==> flow/design.v <==
package rv32_pkg;
  typedef logic [31:0] u32;
  typedef enum logic [3:0] {
    ALU_ADD, ALU_SUB, ALU_AND, ALU_OR, ALU_XOR,
    ALU_SLT, ALU_SLTU, ALU_SLL, ALU_SRL, ALU_SRA
  } alu_op_e;
  typedef enum logic [2:0] {WB_NONE, WB_ALU, WB_MEM, WB_PC4, WB_IMM} wb_sel_e;
  typedef struct packed {
    logic valid;
    u32 pc;
    u32 instr;
    logic [4:0] rs1, rs2, rd;
    u32 rs1_val, rs2_val;
    u32 imm;
    logic regwrite;
    wb_sel_e wb_sel;
    logic memread;
    logic memwrite;
    logic [1:0] mem_size;  
    logic mem_sign;  
    logic is_branch;
    logic is_jal;
    logic is_jalr;
    logic [2:0] br_funct3;
    alu_op_e alu_op;
    logic alu_src_imm;  
  } idex_t;
  typedef struct packed {
    logic valid;
    u32 pc;
    u32 pc4;
    u32 alu_y;
    u32 rs2_fwd;  
    logic [4:0] rd;
    logic regwrite;
    wb_sel_e wb_sel;
    logic memread;
    logic memwrite;
    logic [1:0] mem_size;
    logic mem_sign;
    logic took_branch;
    u32 br_target;
  } exmem_t;
  typedef struct packed {
    logic valid;
    u32 pc4;
    u32 alu_y;
    u32 mem_rdata;
    logic [4:0] rd;
    logic regwrite;
    wb_sel_e wb_sel;
  } memwb_t;
endpackage
module rv32_alu (
  input rv32_pkg::alu_op_e op,
  input logic [31:0] a,
  input logic [31:0] b,
  output logic [31:0] y
);
  logic signed [31:0] as, bs;
  always_comb begin
    as = $signed(a);
    bs = $signed(b);
    y = 32'd0;
    unique case (op)
      rv32_pkg::ALU_ADD : y = a + b;
      rv32_pkg::ALU_SUB : y = a - b;
      rv32_pkg::ALU_AND : y = a & b;
      rv32_pkg::ALU_OR  : y = a | b;
      rv32_pkg::ALU_XOR : y = a ^ b;
      rv32_pkg::ALU_SLT : y = (as < bs) ? 32'd1 : 32'd0;
      rv32_pkg::ALU_SLTU: y = (a  < b ) ? 32'd1 : 32'd0;
      rv32_pkg::ALU_SLL : y = a << b[4:0];
      rv32_pkg::ALU_SRL : y = a >> b[4:0];
      rv32_pkg::ALU_SRA : y = as >>> b[4:0];
      default : y = 32'd0;
    endcase
  end
endmodule
module rv32_branch_unit (
  input logic is_branch,
  input logic [2:0] br_funct3,
  input logic is_jal,
  input logic is_jalr,
  input logic [31:0] pc,
  input logic [31:0] rs1,
  input logic [31:0] rs2,
  input logic [31:0] imm,
  output logic took,
  output logic [31:0] target
);
  logic signed [31:0] rs1s, rs2s;
  always_comb begin
    rs1s = $signed(rs1);
    rs2s = $signed(rs2);
    took = 1'b0;
    target = pc + 32'd4;
    if (is_jal) begin
      took = 1'b1;
      target = pc + imm;
    end else if (is_jalr) begin
      took = 1'b1;
      target = (rs1 + imm) & 32'hFFFF_FFFE;  
    end else if (is_branch) begin
      unique case (br_funct3)
        3'b000: took = (rs1 == rs2);  
        3'b001: took = (rs1 != rs2);  
        3'b100: took = (rs1s < rs2s);  
        3'b101: took = (rs1s >= rs2s);  
        3'b110: took = (rs1 < rs2);  
        3'b111: took = (rs1 >= rs2);  
        default: took = 1'b0;
      endcase
      target = pc + imm;
    end
  end
endmodule
module rv32_decode (
  input logic [31:0] instr,
  output logic regwrite,
  output rv32_pkg::wb_sel_e wb_sel,
  output logic memread,
  output logic memwrite,
  output logic [1:0] mem_size,  
  output logic mem_sign,  
  output rv32_pkg::alu_op_e alu_op,
  output logic alu_src_imm,
  output logic is_branch,
  output logic [2:0] br_funct3,
  output logic is_jal,
  output logic is_jalr,
  output logic [31:0] imm
);
  logic [6:0] opcode;
  logic [2:0] funct3;
  logic [6:0] funct7;
  function automatic logic [31:0] imm_i(input logic [31:0] i);
    imm_i = {{20{i[31]}}, i[31:20]};
  endfunction
  function automatic logic [31:0] imm_s(input logic [31:0] i);
    imm_s = {{20{i[31]}}, i[31:25], i[11:7]};
  endfunction
  function automatic logic [31:0] imm_b(input logic [31:0] i);
    imm_b = {{19{i[31]}}, i[31], i[7], i[30:25], i[11:8], 1'b0};
  endfunction
  function automatic logic [31:0] imm_u(input logic [31:0] i);
    imm_u = {i[31:12], 12'b0};
  endfunction
  function automatic logic [31:0] imm_j(input logic [31:0] i);
    imm_j = {{11{i[31]}}, i[31], i[19:12], i[20], i[30:21], 1'b0};
  endfunction
  always_comb begin
    opcode = instr[6:0];
    funct3 = instr[14:12];
    funct7 = instr[31:25];
    regwrite = 1'b0;
    wb_sel = rv32_pkg::WB_NONE;
    memread = 1'b0;
    memwrite = 1'b0;
    mem_size = 2'd2;  
    mem_sign = 1'b1;
    alu_op = rv32_pkg::ALU_ADD;
    alu_src_imm = 1'b0;
    is_branch = 1'b0;
    br_funct3 = funct3;
    is_jal = 1'b0;
    is_jalr = 1'b0;
    imm = 32'd0;
    unique case (opcode)
      7'b0110111: begin
        regwrite = 1'b1;
        wb_sel = rv32_pkg::WB_ALU;  
        alu_op = rv32_pkg::ALU_ADD;
        alu_src_imm = 1'b1;
        imm = imm_u(instr);
      end
      7'b0010111: begin
        regwrite = 1'b1;
        wb_sel = rv32_pkg::WB_ALU;  
        alu_op = rv32_pkg::ALU_ADD;
        alu_src_imm = 1'b1;
        imm = imm_u(instr);
      end
      7'b1101111: begin
        regwrite = 1'b1;
        wb_sel = rv32_pkg::WB_PC4;
        is_jal = 1'b1;
        imm = imm_j(instr);
      end
      7'b1100111: begin
        regwrite = 1'b1;
        wb_sel = rv32_pkg::WB_PC4;
        is_jalr = 1'b1;
        alu_op = rv32_pkg::ALU_ADD;
        alu_src_imm = 1'b1;
        imm = imm_i(instr);
      end
      7'b1100011: begin
        is_branch = 1'b1;
        br_funct3 = funct3;
        imm = imm_b(instr);
      end
      7'b0000011: begin
        regwrite = 1'b1;
        wb_sel = rv32_pkg::WB_MEM;
        memread = 1'b1;
        alu_op = rv32_pkg::ALU_ADD;
        alu_src_imm = 1'b1;
        imm = imm_i(instr);
        unique case (funct3)
          3'b000: begin mem_size = 2'd0; mem_sign = 1'b1; end  
          3'b001: begin mem_size = 2'd1; mem_sign = 1'b1; end  
          3'b010: begin mem_size = 2'd2; mem_sign = 1'b1; end  
          3'b100: begin mem_size = 2'd0; mem_sign = 1'b0; end  
          3'b101: begin mem_size = 2'd1; mem_sign = 1'b0; end  
          default: begin
            regwrite = 1'b0; memread = 1'b0; wb_sel = rv32_pkg::WB_NONE;
          end
        endcase
      end
      7'b0100011: begin
        memwrite = 1'b1;
        alu_op = rv32_pkg::ALU_ADD;
        alu_src_imm = 1'b1;
        imm = imm_s(instr);
        unique case (funct3)
          3'b000: mem_size = 2'd0;  
          3'b001: mem_size = 2'd1;  
          3'b010: mem_size = 2'd2;  
          default: begin
            memwrite = 1'b0;
          end
        endcase
      end
      7'b0010011: begin
        regwrite = 1'b1;
        wb_sel = rv32_pkg::WB_ALU;
        alu_src_imm = 1'b1;
        imm = imm_i(instr);
        unique case (funct3)
          3'b000: alu_op = rv32_pkg::ALU_ADD;  
          3'b010: alu_op = rv32_pkg::ALU_SLT;  
          3'b011: alu_op = rv32_pkg::ALU_SLTU;  
          3'b100: alu_op = rv32_pkg::ALU_XOR;  
          3'b110: alu_op = rv32_pkg::ALU_OR;  
          3'b111: alu_op = rv32_pkg::ALU_AND;  
          3'b001: alu_op = rv32_pkg::ALU_SLL;  
          3'b101: begin
            alu_op = (instr[30] == 1'b1) ? rv32_pkg::ALU_SRA : rv32_pkg::ALU_SRL;
          end
          default: begin
            regwrite = 1'b0; wb_sel = rv32_pkg::WB_NONE;
          end
        endcase
      end
      7'b0110011: begin
        regwrite = 1'b1;
        wb_sel = rv32_pkg::WB_ALU;
        alu_src_imm = 1'b0;
        unique case (funct3)
          3'b000: alu_op = (funct7 == 7'b0100000) ? rv32_pkg::ALU_SUB : rv32_pkg::ALU_ADD;
          3'b001: alu_op = rv32_pkg::ALU_SLL;
          3'b010: alu_op = rv32_pkg::ALU_SLT;
          3'b011: alu_op = rv32_pkg::ALU_SLTU;
          3'b100: alu_op = rv32_pkg::ALU_XOR;
          3'b101: alu_op = (funct7 == 7'b0100000) ? rv32_pkg::ALU_SRA : rv32_pkg::ALU_SRL;
          3'b110: alu_op = rv32_pkg::ALU_OR;
          3'b111: alu_op = rv32_pkg::ALU_AND;
          default: begin
            regwrite = 1'b0; wb_sel = rv32_pkg::WB_NONE;
          end
        endcase
      end
      default: begin
      end
    endcase
  end
endmodule
module rv32_forward (
  input logic [4:0] idex_rs1,
  input logic [4:0] idex_rs2,
  input logic exmem_regwrite,
  input logic [4:0] exmem_rd,
  input logic memwb_regwrite,
  input logic [4:0] memwb_rd,
  output logic [1:0] fwd_a_sel,
  output logic [1:0] fwd_b_sel
);
  always_comb begin
    fwd_a_sel = 2'b00;
    fwd_b_sel = 2'b00;
    if (exmem_regwrite && (exmem_rd != 5'd0) && (exmem_rd == idex_rs1)) fwd_a_sel = 2'b01;
    else if (memwb_regwrite && (memwb_rd != 5'd0) && (memwb_rd == idex_rs1)) fwd_a_sel = 2'b10;
    if (exmem_regwrite && (exmem_rd != 5'd0) && (exmem_rd == idex_rs2)) fwd_b_sel = 2'b01;
    else if (memwb_regwrite && (memwb_rd != 5'd0) && (memwb_rd == idex_rs2)) fwd_b_sel = 2'b10;
  end
endmodule
module rv32_hazard (
  input logic ifid_valid,
  input logic idex_valid,
  input logic idex_memread,
  input logic [4:0] ifid_rs1,
  input logic [4:0] ifid_rs2,
  input logic [4:0] idex_rd,
  output logic stall_if,
  output logic stall_id
);
  logic hazard;
  always_comb begin
    hazard = 1'b0;
    if (ifid_valid && idex_valid && idex_memread && (idex_rd != 5'd0)) begin
      if ((idex_rd == ifid_rs1) || (idex_rd == ifid_rs2)) hazard = 1'b1;
    end
    stall_if = hazard;
    stall_id = hazard;
  end
endmodule
module rv32_memmap (
  input logic [31:0] addr,
  output logic is_mmio,
  output logic mmio_we,
  output logic [31:0] mmio_addr
);
  always_comb begin
    is_mmio = 1'b0;
    mmio_we = 1'b0;
    mmio_addr = addr;
    if (addr[31:28] == 4'hF) begin
      is_mmio = 1'b1;
      mmio_we = 1'b0;
    end
  end
endmodule
module rv32_regfile (
  input logic clk,
  input logic rst_n,
  input logic [4:0] raddr1,
  input logic [4:0] raddr2,
  output logic [31:0] rdata1,
  output logic [31:0] rdata2,
  input logic we,
  input logic [4:0] waddr,
  input logic [31:0] wdata
);
  logic [31:0] regs [31:0];
  always_ff @(posedge clk) begin
    if (!rst_n) begin
    end else begin
      if (we && (waddr != 5'd0)) regs[waddr] <= wdata;
      regs[5'd0] <= 32'd0;
    end
  end
  always_comb begin
    rdata1 = (raddr1 == 5'd0) ? 32'd0 : regs[raddr1];
    rdata2 = (raddr2 == 5'd0) ? 32'd0 : regs[raddr2];
  end
endmodule
module rv32_core (
  input logic clk,
  input logic rst_n,
  output logic [31:0] imem_addr,
  input logic [31:0] imem_rdata,
  output logic dmem_valid,
  output logic dmem_we,
  output logic [31:0] dmem_addr,
  output logic [31:0] dmem_wdata,
  output logic [3:0] dmem_wstrb,
  input logic dmem_ready,
  input logic [31:0] dmem_rdata,
  output logic mmio_we,
  output logic [31:0] mmio_addr,
  output logic [31:0] mmio_wdata,
  input logic [31:0] mmio_rdata
);
  logic [31:0] pc_q, pc_d;
  logic [31:0] if_pc4;
  logic [31:0] if_instr;
  logic ifid_valid_q, ifid_valid_d;
  logic [31:0] ifid_pc_q, ifid_pc_d;
  logic [31:0] ifid_instr_q, ifid_instr_d;
  rv32_pkg::idex_t idex_q;
  rv32_pkg::idex_t idex_d;
  rv32_pkg::exmem_t exmem_q;
  rv32_pkg::exmem_t exmem_d;
  rv32_pkg::memwb_t memwb_q;
  rv32_pkg::memwb_t memwb_d;
  logic [4:0] rs1, rs2, rd;
  logic [31:0] rs1_val, rs2_val;
  logic dec_regwrite, dec_memread, dec_memwrite;
  logic [1:0] dec_mem_size;
  logic dec_mem_sign;
  rv32_pkg::wb_sel_e dec_wb_sel;
  rv32_pkg::alu_op_e dec_alu_op;
  logic dec_alu_src_imm;
  logic dec_is_branch, dec_is_jal, dec_is_jalr;
  logic [2:0] dec_br_funct3;
  logic [31:0] dec_imm;
  logic stall_if, stall_id;
  logic flush_ifid, flush_idex;
  logic [1:0] fwd_a_sel, fwd_b_sel;  
  logic [31:0] ex_op_a, ex_op_b, ex_op_b_raw;
  logic [31:0] alu_y;
  logic took_branch;
  logic [31:0] br_target;
  logic [31:0] pc_next_seq;
  logic [31:0] wb_data;
  assign imem_addr = pc_q;
  assign if_instr = imem_rdata;
  assign if_pc4 = pc_q + 32'd4;
  assign pc_next_seq = if_pc4;
  assign rs1 = ifid_instr_q[19:15];
  assign rs2 = ifid_instr_q[24:20];
  assign rd = ifid_instr_q[11:7];
  logic [31:0] rf_rdata1, rf_rdata2;
  rv32_regfile u_rf (
    .clk(clk), .rst_n(rst_n),
    .raddr1(rs1), .raddr2(rs2),
    .rdata1(rf_rdata1), .rdata2(rf_rdata2),
    .we(memwb_q.regwrite && memwb_q.valid && !stall_mem),
    .waddr(memwb_q.rd),
    .wdata(wb_data)
  );
  assign rs1_val = (memwb_q.regwrite && memwb_q.valid && (memwb_q.rd != 5'd0) && (memwb_q.rd == rs1)) ? wb_data : rf_rdata1;
  assign rs2_val = (memwb_q.regwrite && memwb_q.valid && (memwb_q.rd != 5'd0) && (memwb_q.rd == rs2)) ? wb_data : rf_rdata2;
  rv32_decode u_dec (
    .instr(ifid_instr_q),
    .regwrite(dec_regwrite),
    .wb_sel(dec_wb_sel),
    .memread(dec_memread),
    .memwrite(dec_memwrite),
    .mem_size(dec_mem_size),
    .mem_sign(dec_mem_sign),
    .alu_op(dec_alu_op),
    .alu_src_imm(dec_alu_src_imm),
    .is_branch(dec_is_branch),
    .br_funct3(dec_br_funct3),
    .is_jal(dec_is_jal),
    .is_jalr(dec_is_jalr),
    .imm(dec_imm)
  );
  rv32_hazard u_haz (
    .ifid_valid(ifid_valid_q),
    .idex_valid(idex_q.valid),
    .idex_memread(idex_q.memread),
    .ifid_rs1(rs1),
    .ifid_rs2(rs2),
    .idex_rd(idex_q.rd),
    .stall_if(stall_if),
    .stall_id(stall_id)
  );
  rv32_forward u_fwd (
    .idex_rs1(idex_q.rs1),
    .idex_rs2(idex_q.rs2),
    .exmem_regwrite(exmem_q.regwrite && exmem_q.valid),
    .exmem_rd(exmem_q.rd),
    .memwb_regwrite(memwb_q.regwrite && memwb_q.valid),
    .memwb_rd(memwb_q.rd),
    .fwd_a_sel(fwd_a_sel),
    .fwd_b_sel(fwd_b_sel)
  );
  always_comb begin
    flush_ifid = took_branch;
    flush_idex = took_branch;
  end
  always_comb begin
    idex_d = '0;
    idex_d.valid = ifid_valid_q && !flush_idex && !stall_id;
    idex_d.pc = ifid_pc_q;
    idex_d.instr = ifid_instr_q;
    idex_d.rs1 = rs1;
    idex_d.rs2 = rs2;
    idex_d.rd = rd;
    idex_d.rs1_val = rs1_val;
    idex_d.rs2_val = rs2_val;
    idex_d.imm = dec_imm;
    idex_d.regwrite = dec_regwrite;
    idex_d.wb_sel = dec_wb_sel;
    idex_d.memread = dec_memread;
    idex_d.memwrite = dec_memwrite;
    idex_d.mem_size = dec_mem_size;
    idex_d.mem_sign = dec_mem_sign;
    idex_d.is_branch = dec_is_branch;
    idex_d.br_funct3 = dec_br_funct3;
    idex_d.is_jal = dec_is_jal;
    idex_d.is_jalr = dec_is_jalr;
    idex_d.alu_op = dec_alu_op;
    idex_d.alu_src_imm = dec_alu_src_imm;
    if (stall_id) begin
      idex_d = '0;
    end
  end
  logic [6:0] ex_opcode;
  assign ex_opcode = idex_q.instr[6:0];
  always_comb begin
    ex_op_a = idex_q.rs1_val;
    ex_op_b_raw = idex_q.rs2_val;
    case (fwd_a_sel)
      2'b01: ex_op_a = exmem_q.alu_y;
      2'b10: ex_op_a = wb_data;
      default:   ;
    endcase
    case (fwd_b_sel)
      2'b01: ex_op_b_raw = exmem_q.alu_y;
      2'b10: ex_op_b_raw = wb_data;
      default:   ;
    endcase
    if (ex_opcode == 7'b0110111) begin
      ex_op_a = 32'd0;
    end else if (ex_opcode == 7'b0010111) begin
      ex_op_a = idex_q.pc;
    end
  end
  assign ex_op_b = (idex_q.alu_src_imm) ? idex_q.imm : ex_op_b_raw;
  rv32_alu u_alu (
    .op(idex_q.alu_op),
    .a(ex_op_a),
    .b(ex_op_b),
    .y(alu_y)
  );
  rv32_branch_unit u_bru (
    .is_branch(idex_q.is_branch && idex_q.valid),
    .br_funct3(idex_q.br_funct3),
    .is_jal(idex_q.is_jal && idex_q.valid),
    .is_jalr(idex_q.is_jalr && idex_q.valid),
    .pc(idex_q.pc),
    .rs1(ex_op_a),
    .rs2(ex_op_b_raw),
    .imm(idex_q.imm),
    .took(took_branch),
    .target(br_target)
  );
  always_comb begin
    pc_d = pc_q;
    if (!stall_if) begin
      pc_d = took_branch ? br_target : pc_next_seq;
    end
  end
  always_comb begin
    exmem_d = '0;
    exmem_d.valid = idex_q.valid;
    exmem_d.pc4 = idex_q.pc + 32'd4;
    exmem_d.alu_y = alu_y;
    exmem_d.rs2_fwd = ex_op_b_raw;
    exmem_d.rd = idex_q.rd;
    exmem_d.regwrite = idex_q.regwrite;
    exmem_d.wb_sel = idex_q.wb_sel;
    exmem_d.memread = idex_q.memread;
    exmem_d.memwrite = idex_q.memwrite;
    exmem_d.mem_size = idex_q.mem_size;
    exmem_d.mem_sign = idex_q.mem_sign;
    exmem_d.took_branch = took_branch;
    exmem_d.br_target = br_target;
  end
  logic mem_is_mmio, mem_mmio_we_unused;
  logic mem_rd, mem_wr;
  logic stall_mem;
  logic [3:0] mem_strb;
  logic [31:0] mem_wdata, mem_raw, mem_shifted, mem_load;
  rv32_memmap u_mm (
    .addr(exmem_q.alu_y),
    .is_mmio(mem_is_mmio),
    .mmio_we(mem_mmio_we_unused),
    .mmio_addr(mmio_addr)
  );
  assign mem_rd = exmem_q.valid && exmem_q.memread;
  assign mem_wr = exmem_q.valid && exmem_q.memwrite;
  always_comb begin
    unique case (exmem_q.mem_size)
      2'd0: begin
        mem_wdata = {4{exmem_q.rs2_fwd[7:0]}};
        mem_strb = 4'b0001 << exmem_q.alu_y[1:0];
      end
      2'd1: begin
        mem_wdata = {2{exmem_q.rs2_fwd[15:0]}};
        mem_strb = exmem_q.alu_y[1] ? 4'b1100 : 4'b0011;
      end
      default: begin
        mem_wdata = exmem_q.rs2_fwd;
        mem_strb = 4'b1111;
      end
    endcase
  end
  assign dmem_valid = (mem_rd || mem_wr) && !mem_is_mmio;
  assign dmem_we = mem_wr && !mem_is_mmio;
  assign dmem_addr = exmem_q.alu_y;
  assign dmem_wdata = mem_wdata;
  assign dmem_wstrb = mem_strb;
  assign mmio_we = mem_wr && mem_is_mmio;
  assign mmio_wdata = mem_wdata;
  assign stall_mem = dmem_valid && !dmem_ready;
  always_comb begin
    mem_raw = mem_is_mmio ? mmio_rdata : dmem_rdata;
    mem_shifted = mem_raw >> {exmem_q.alu_y[1:0], 3'b000};
    unique case (exmem_q.mem_size)
      2'd0: mem_load = {{24{exmem_q.mem_sign & mem_shifted[7]}}, mem_shifted[7:0]};
      2'd1: mem_load = {{16{exmem_q.mem_sign & mem_shifted[15]}}, mem_shifted[15:0]};
      default: mem_load = mem_shifted;
    endcase
  end
  always_comb begin
    memwb_d = '0;
    memwb_d.valid = exmem_q.valid;
    memwb_d.pc4 = exmem_q.pc4;
    memwb_d.alu_y = exmem_q.alu_y;
    memwb_d.mem_rdata = mem_load;
    memwb_d.rd = exmem_q.rd;
    memwb_d.regwrite = exmem_q.regwrite;
    memwb_d.wb_sel = exmem_q.wb_sel;
  end
  always_comb begin
    wb_data = 32'd0;
    unique case (memwb_q.wb_sel)
      rv32_pkg::WB_ALU: wb_data = memwb_q.alu_y;
      rv32_pkg::WB_MEM: wb_data = memwb_q.mem_rdata;
      rv32_pkg::WB_PC4: wb_data = memwb_q.pc4;
      rv32_pkg::WB_IMM: wb_data = memwb_q.alu_y;
      default: wb_data = 32'd0;
    endcase
  end
  always_ff @(posedge clk) begin
    if (!rst_n) begin
      pc_q <= 32'd0;
      ifid_valid_q <= 1'b0;
      ifid_pc_q <= 32'd0;
      ifid_instr_q <= 32'd0;
      idex_q <= '0;
      exmem_q <= '0;
      memwb_q <= '0;
    end else if (!stall_mem) begin
      pc_q <= pc_d;
      if (!stall_if) begin
        ifid_valid_q <= 1'b1;
        ifid_pc_q <= pc_q;
        ifid_instr_q <= if_instr;
      end
      if (flush_ifid) begin
        ifid_valid_q <= 1'b0;
      end
      idex_q <= idex_d;
      exmem_q <= exmem_d;
      memwb_q <= memwb_d;
    end
  end
endmodule
Tool chain data of rv32_core

The steps from the RTL of rv32_core to its reports follow in flow order.
Lines are those of the file above, counted from 1.
Cell names lack the library's common part.
A cell with - has no value.

Design top: rv32_core
Clock port: clk
Cell library: sky130hd
Corner: tt_025C_1v80

Elaborated design

Yosys after proc, flatten, opt, wreduce and memory -nomap, before mapping. Print and check cells are not counted.
Memory sizes are those after Yosys's memory passes, which may raise the word count (mostly to a power of two), join words into wider ones and drop unused or constant bits.

$add $sub $neg: 6
$lt $le $gt $ge: 6
Shifts and indexed selects: 5
Reduce/logical cells: 57
Bitwise gates (word level): 7
Equal/unequal tests: 54
Muxes and demuxes: 72
Multipliers: 0
Div/mod/pow operators: 0

Operators by type and width:

| kind                                           | number |
| two-way mux 32 bit                             | 14 |
| case mux 32 bit (select 10 bit)                | 1 |
| case mux 32 bit (select 2 bit)                 | 4 |
| two-way mux 196 bit                            | 1 |
| case mux 32 bit (select 5 bit)                 | 1 |
| < comparator 32 bit                            | 4 |
| adder 32 bit                                   | 3 |
| case mux 32 bit (select 3 bit)                 | 1 |
| adder 32 x 3 -> 32 bit (second input constant) | 2 |
| >= comparator 32 bit                           | 2 |
| right shift 32 x 5 -> 32 bit                   | 2 |
| case mux 4 bit (select 8 bit)                  | 2 |
| == test 5 bit                                  | 8 |
| == test 7 x 6 -> 1 bit (second input constant) | 5 |
| subtractor 32 bit                              | 1 |
| == test 32 bit                                 | 1 |
| != test 32 bit                                 | 1 |
| bitwise AND 32 bit                             | 1 |
| bitwise OR 32 bit                              | 1 |
| bitwise XOR 32 bit                             | 1 |
| left shift 32 x 5 -> 32 bit                    | 1 |
| >>> shifter 32 x 5 -> 32 bit                   | 1 |
| two-way mux 5 bit                              | 6 |
| == test 3 bit (second input constant)          | 9 |
| two-way mux 1 bit                              | 27 |
| logical AND 1 bit                              | 26 |
| == test 7 x 5 -> 1 bit (second input constant) | 3 |
| == test 7 bit (second input constant)          | 3 |

Other operator kinds: 35; their cells: 75.

Register bits: 543
Clocked read ports x word width: 64
Cells after elaboration: 215
Memory bits (writable): 1,024
Memory cells: 1
ROM bits: 0
Bits in latches: 0
Output and inout bits: 167

Memory list:

| memory    | words | width | rd ports | write ports | RTL line | text |
| u_rf.regs | 32    | 32    | 2        | 2           | 345      | `logic [31:0] regs [31:0];` |

Depth

Yosys ltp: most cells in a row. Word level: on the elaborated netlist, between registers, memories and ports. Mapped: between sequential cells and ports; inverters and the memories' decode and read muxes count.

Word-level depth: 18
ABC_AREA: 0
Gate-level depth with buffers: 25

Mapped cells and area

Source: synth_stat.txt of the flow (Yosys; design flattened, memories mapped). It holds for the ABC_AREA given above (unset counts as 0); a run with the other value may have another netlist.
The area totals of this step are shown rounded.

Cells by type:

| type     | number | total area (µm²) |
| edfxtp_1 | 992    | 2.98E+04 |
| mux4_2   | 643    | 1.45E+04 |
| dfxtp_1  | 524    | 1.05E+04 |
| a21oi_1  | 493    | 2.47E+03 |
| nand2_1  | 644    | 2.42E+03 |
| ha_1     | 192    | 2.4E+03 |
| nor2_1   | 549    | 2.06E+03 |
| a22oi_1  | 201    | 1.51E+03 |
| clkbuf_1 | 403    | 1.51E+03 |
| mux2i_1  | 150    | 1,501.44 |
| o21ai_0  | 241    | 1.21E+03 |
| mux2_2   | 93     | 1.05E+03 |
| a211oi_1 | 117    | 878.342 |
| buf_4    | 111    | 833.299 |
| xnor2_1  | 91     | 797.014 |
| inv_1    | 184    | 690.662 |
| o22ai_1  | 105    | 656.88 |
| nor3_1   | 115    | 575.552 |

Not listed: further types 90, cells in them 1174.

Cell count: 7,022
Mapped area: 83,900 µm²
Flip-flops: 1,516

The figures by module come from a second, unflattened synthesis with its own total; it is not the netlist above.

Cells (unflattened synthesis): 7,809
Area total of the unflattened synthesis: 87,500 µm²

Each row is one instance without its submodules.

By module:

| module           | cells | seq. area (µm²) | area (µm²) | times used |
| rv32_regfile     | 2,609 | 30,400          | 47,800     | 1 |
| rv32_core        | 3,034 | 9,710           | 24,800     | 1 |
| rv32_alu         | 1,236 | 0.0             | 8,140      | 1 |
| rv32_branch_unit | 733   | 0.0             | 5,180      | 1 |
| rv32_decode      | 110   | 0.0             | 837        | 1 |
| rv32_memmap      | 35    | 0.0             | 260        | 1 |
| rv32_forward     | 34    | 0.0             | 258        | 1 |
| rv32_hazard      | 18    | 0.0             | 136        | 1 |

Worst setup path after synthesis

Source: OpenSTA report_checks on the synthesized netlist (no wires, ideal clock, input and output delay 20% of the period each), path of least setup slack; recovery checks are left aside. Register names are those of the netlist, which keeps one name where synthesis merged equal registers.

Path kind: register -> register
Start point: reg memwb_q
End point: reg exmem_q
Time at the first pin: 0 ps
Clock period: 8,000 ps
Library setup time: 127 ps
Slack: 1,902 ps
Driving pins on the path: 25
Path buffers: 6
Data required time: 7,873 ps
Delay of the path: 6,098 ps
Arrival: 5,971 ps
Period reached after synthesis: 6,098 ps

"delay of the path" = arrival - input delay + setup time.
"driving pins on the path": output pins that drive a net of the path, with the launching flip-flop's if there is one; two outputs of one cell count as two.
"period reached after synthesis" is the clock period less the worst setup slack; recovery checks do not enter. This is arithmetic on one report: input and output delays are still those of the set period (20% each).
An end named without its bit number is one bit of that signal or, where synthesis recoded a state register, one of its new flip-flops.
The rows between start and end are the longest chain of elaborated cells between them; the timing report does not say that the signal goes this way. Where chains are equally long, one stands for them.
A line is the first line of the expression or statement that the cell stems from. Yosys adds cells for indexed reads and writes and turns some case tables into memories.

Path through: dfxtp_1 > buf_2 > clkbuf_1 > mux2_2 > a22oi_1 > inv_1 > nor4_1 > o31ai_2 > mux2i_4 > buf_2 > buf_1 > clkbuf_1 > ha_1 > clkbuf_1 > a21o_1 > nand2_1 > a311oi_1 > a221oi_1 > o311ai_1 > a2111oi_0 > nor3_1 > o311a_1 > o31a_1 > o21ai_0 > a31oi_1
Length of the longest elaborated chain: 8
Elaborated cells on any way between the ends: 20
Those cells by class: 2 x add/sub; 4 x eq/ne; 3 x shift; 7 x mux; 3 x logic; 1 x reduce/logical

RTL lines, path post-synthesis:

| item                            | RTL line | text |
| from (decl)                     | 385      | `rv32_pkg::memwb_t memwb_q;` |
| from (assign)                   | 628      | `memwb_q <= '0;` |
| from (assign)                   | 641      | `memwb_q <= memwb_d;` |
| == test 3 bit                   | 612      | `unique case (memwb_q.wb_sel)` |
| OR reduction 2 bit              | -        |  |
| case mux 32 bit (select 3 bit)  | 612      |  |
| case mux 32 bit (select 2 bit)  | 497      | `case (fwd_a_sel)` |
| two-way mux 32 bit              | 509      | `end else if (ex_opcode == 7'b0010111) begin` |
| two-way mux 32 bit              | 507      | `if (ex_opcode == 7'b0110111) begin` |
| subtractor 32 bit               | 67       | `rv32_pkg::ALU_SUB : y = a - b;` |
| case mux 32 bit (select 10 bit) | 65       | `unique case (op)` |
| to (assign)                     | 627      | `exmem_q <= '0;` |
| to (assign)                     | 640      | `exmem_q <= exmem_d;` |
| to (decl)                       | 383      | `rv32_pkg::exmem_t exmem_q;` |

Some nets on the timed path still bear RTL names; the line given drives or declares the net.

Named nets, post-synthesis:

| signal        | RTL line |
| u_rf.wdata[3] | 612 |

Timing after layout

From the final timing report of run 1: the path of least setup slack in the routed layout; clock arrival at registers is part of the times.
The path's times are printed in steps of 10 ps; the period is the one set.

Path kind: register -> register
Start point: reg memwb_q
End point: reg pc_q[10]
Time at the first pin: 830 ps
Driving pins on the path: 20
Clock period: 8,000 ps
Slack: 850 ps
Library setup time: 70 ps
Data required time: 8,810 ps
Path buffers: 1
Arrival: 7,960 ps

An end named without its bit number is one bit of that signal or, where synthesis recoded a state register, one of its new flip-flops.
The rows between start and end are the longest chain of elaborated cells between them; the timing report does not say that the signal goes this way. Where chains are equally long, one stands for them.

Path through: dfxtp_1 > xnor2_1 > and2_1 > nand3_2 > buf_4 > nor2_1 > a21oi_1 > o21ai_0 > inv_1 > ha_1 > nand4_1 > nor4_1 > a21boi_0 > o31ai_1 > nor4bb_1 > or4_1 > o21ai_4 > nand2_1 > a211o_1 > a31oi_1
Length of the longest elaborated chain: 15
Elaborated cells on any way between the ends: 32
Those cells by class: 1 x add/sub; 4 x compare; 8 x eq/ne; 15 x mux; 4 x reduce/logical

RTL lines, path post-layout:

| item                           | RTL line | text |
| from (decl)                    | 385      | `rv32_pkg::memwb_t memwb_q;` |
| from (assign)                  | 628      | `memwb_q <= '0;` |
| from (assign)                  | 641      | `memwb_q <= memwb_d;` |
| nonzero test 5 bit             | 293      | `else if (memwb_regwrite && (memwb_rd != 5'd0) && (memwb_rd == idex_rs1)) fwd_a_sel = 2'b10;` |
| logical AND 1 bit (2 in a row) | 293      |  |
| two-way mux 2 bit              | 293      |  |
| two-way mux 2 bit              | 292      | `if (exmem_regwrite && (exmem_rd != 5'd0) && (exmem_rd == idex_rs1)) fwd_a_sel = 2'b01;` |
| == test 2 bit                  | 497      | `case (fwd_a_sel)` |
| case mux 32 bit (select 2 bit) | 497      |  |
| two-way mux 32 bit             | 509      | `end else if (ex_opcode == 7'b0010111) begin` |
| two-way mux 32 bit             | 507      | `if (ex_opcode == 7'b0110111) begin` |
| >= comparator 32 bit           | 111      | `3'b111: took = (rs1 >= rs2);` |
| case mux 1 bit (select 6 bit)  | 105      | `unique case (br_funct3)` |
| two-way mux 1 bit              | 104      | `end else if (is_branch) begin` |
| two-way mux 1 bit              | 101      | `end else if (is_jalr) begin` |
| two-way mux 1 bit              | 98       | `if (is_jal) begin` |
| two-way mux 32 bit             | 535      |  |
| to (assign)                    | 622      | `pc_q <= 32'd0;` |
| to (assign)                    | 630      | `pc_q <= pc_d;` |
| to (decl)                      | 375      | `logic [31:0] pc_q, pc_d;` |

Lab notebook: rv32_core

Record of 4 stored runs of the RTL-to-layout flow on rv32_core, platform sky130hd. The runs are unordered. Constraints: input delay and output delay 20% of the set period each, output load 0.01 pF.
"achieved period" means the clock period less the worst setup slack. The figure is calculated, with input and output delays left at 20% of the set period.
By "time of the worst setup path" is meant the share of the clock period that the worst setup path is allowed (20% is reserved at inputs, 20% at outputs), minus its slack. Clock arrival times at its registers enter into it.
"total design power" is the tool's figure for a default switching activity; nothing was simulated.
"time of the worst setup path" is given in steps of 10 ps.
Measured values are rounded.
Among the settings, n/a means not set for that run.
A result given as n/a is not shown for that run.

| name                                   | run 1                | run 2 | run 3                | run 4                |
| HOLD_SLACK_MARGIN                      | 0.08                 | n/a   | 0.08                 | 0.08                 |
| PLACE_DENSITY                          | 0.43                 | 0.6   | n/a                  | n/a                  |
| period_ns                              | 8.0                  | 7.63  | 8.0                  | 8.0                  |
| CAP_MARGIN                             | 20                   | 20    | 20                   | 20                   |
| CORE_MARGIN                            | 2                    | 2     | 4                    | 4                    |
| CORE_UTILIZATION                       | 40                   | 72    | 40                   | 17                   |
| SLEW_MARGIN                            | 20                   | 20    | 20                   | 0                    |
| PLACE_DENSITY_LB_ADDON                 | n/a                  | n/a   | 0.05                 | 0.25                 |
| CORE_ASPECT_RATIO                      | n/a                  | n/a   | n/a                  | 1.27                 |
| GPL_ROUTABILITY_DRIVEN                 | n/a                  | n/a   | n/a                  | 0                    |
| MAX_ROUTING_LAYER                      | n/a                  | n/a   | n/a                  | met5                 |
| SETUP_SLACK_MARGIN                     | n/a                  | n/a   | n/a                  | 1.18                 |
| final design utilization (%)           | 45.9                 | n/a   | 46.0                 | 20.4                 |
| total design power (mW)                | 19.7                 | n/a   | 19.4                 | 19.4                 |
| worst setup slack after layout (ps)    | 847                  | n/a   | 568                  | 1,300                |
| achieved period (ps)                   | 7,153                | n/a   | 7,432                | 6,695                |
| standard-cell area after routing (µm²) | 96,000               | n/a   | 95,700               | 100,000              |
| time of the worst setup path (ps)      | 7,150                | n/a   | 7,430                | 6,700                |
| kind of the worst setup path           | register -> register | n/a   | register -> register | register -> register |
| total die area (µm²)                   | 213,000              | n/a   | 217,000              | 505,000              |
| post-route setup TNS (ps)              | 0                    | n/a   | 0                    | 0                    |
| final worst hold slack (ps)            | 452                  | n/a   | 447                  | 451                  |
| mapped cell area after synthesis (µm²) | 83,900               | n/a   | 83,900               | 83,900               |

Run 2: unfinished; error GRT-0116 in routing
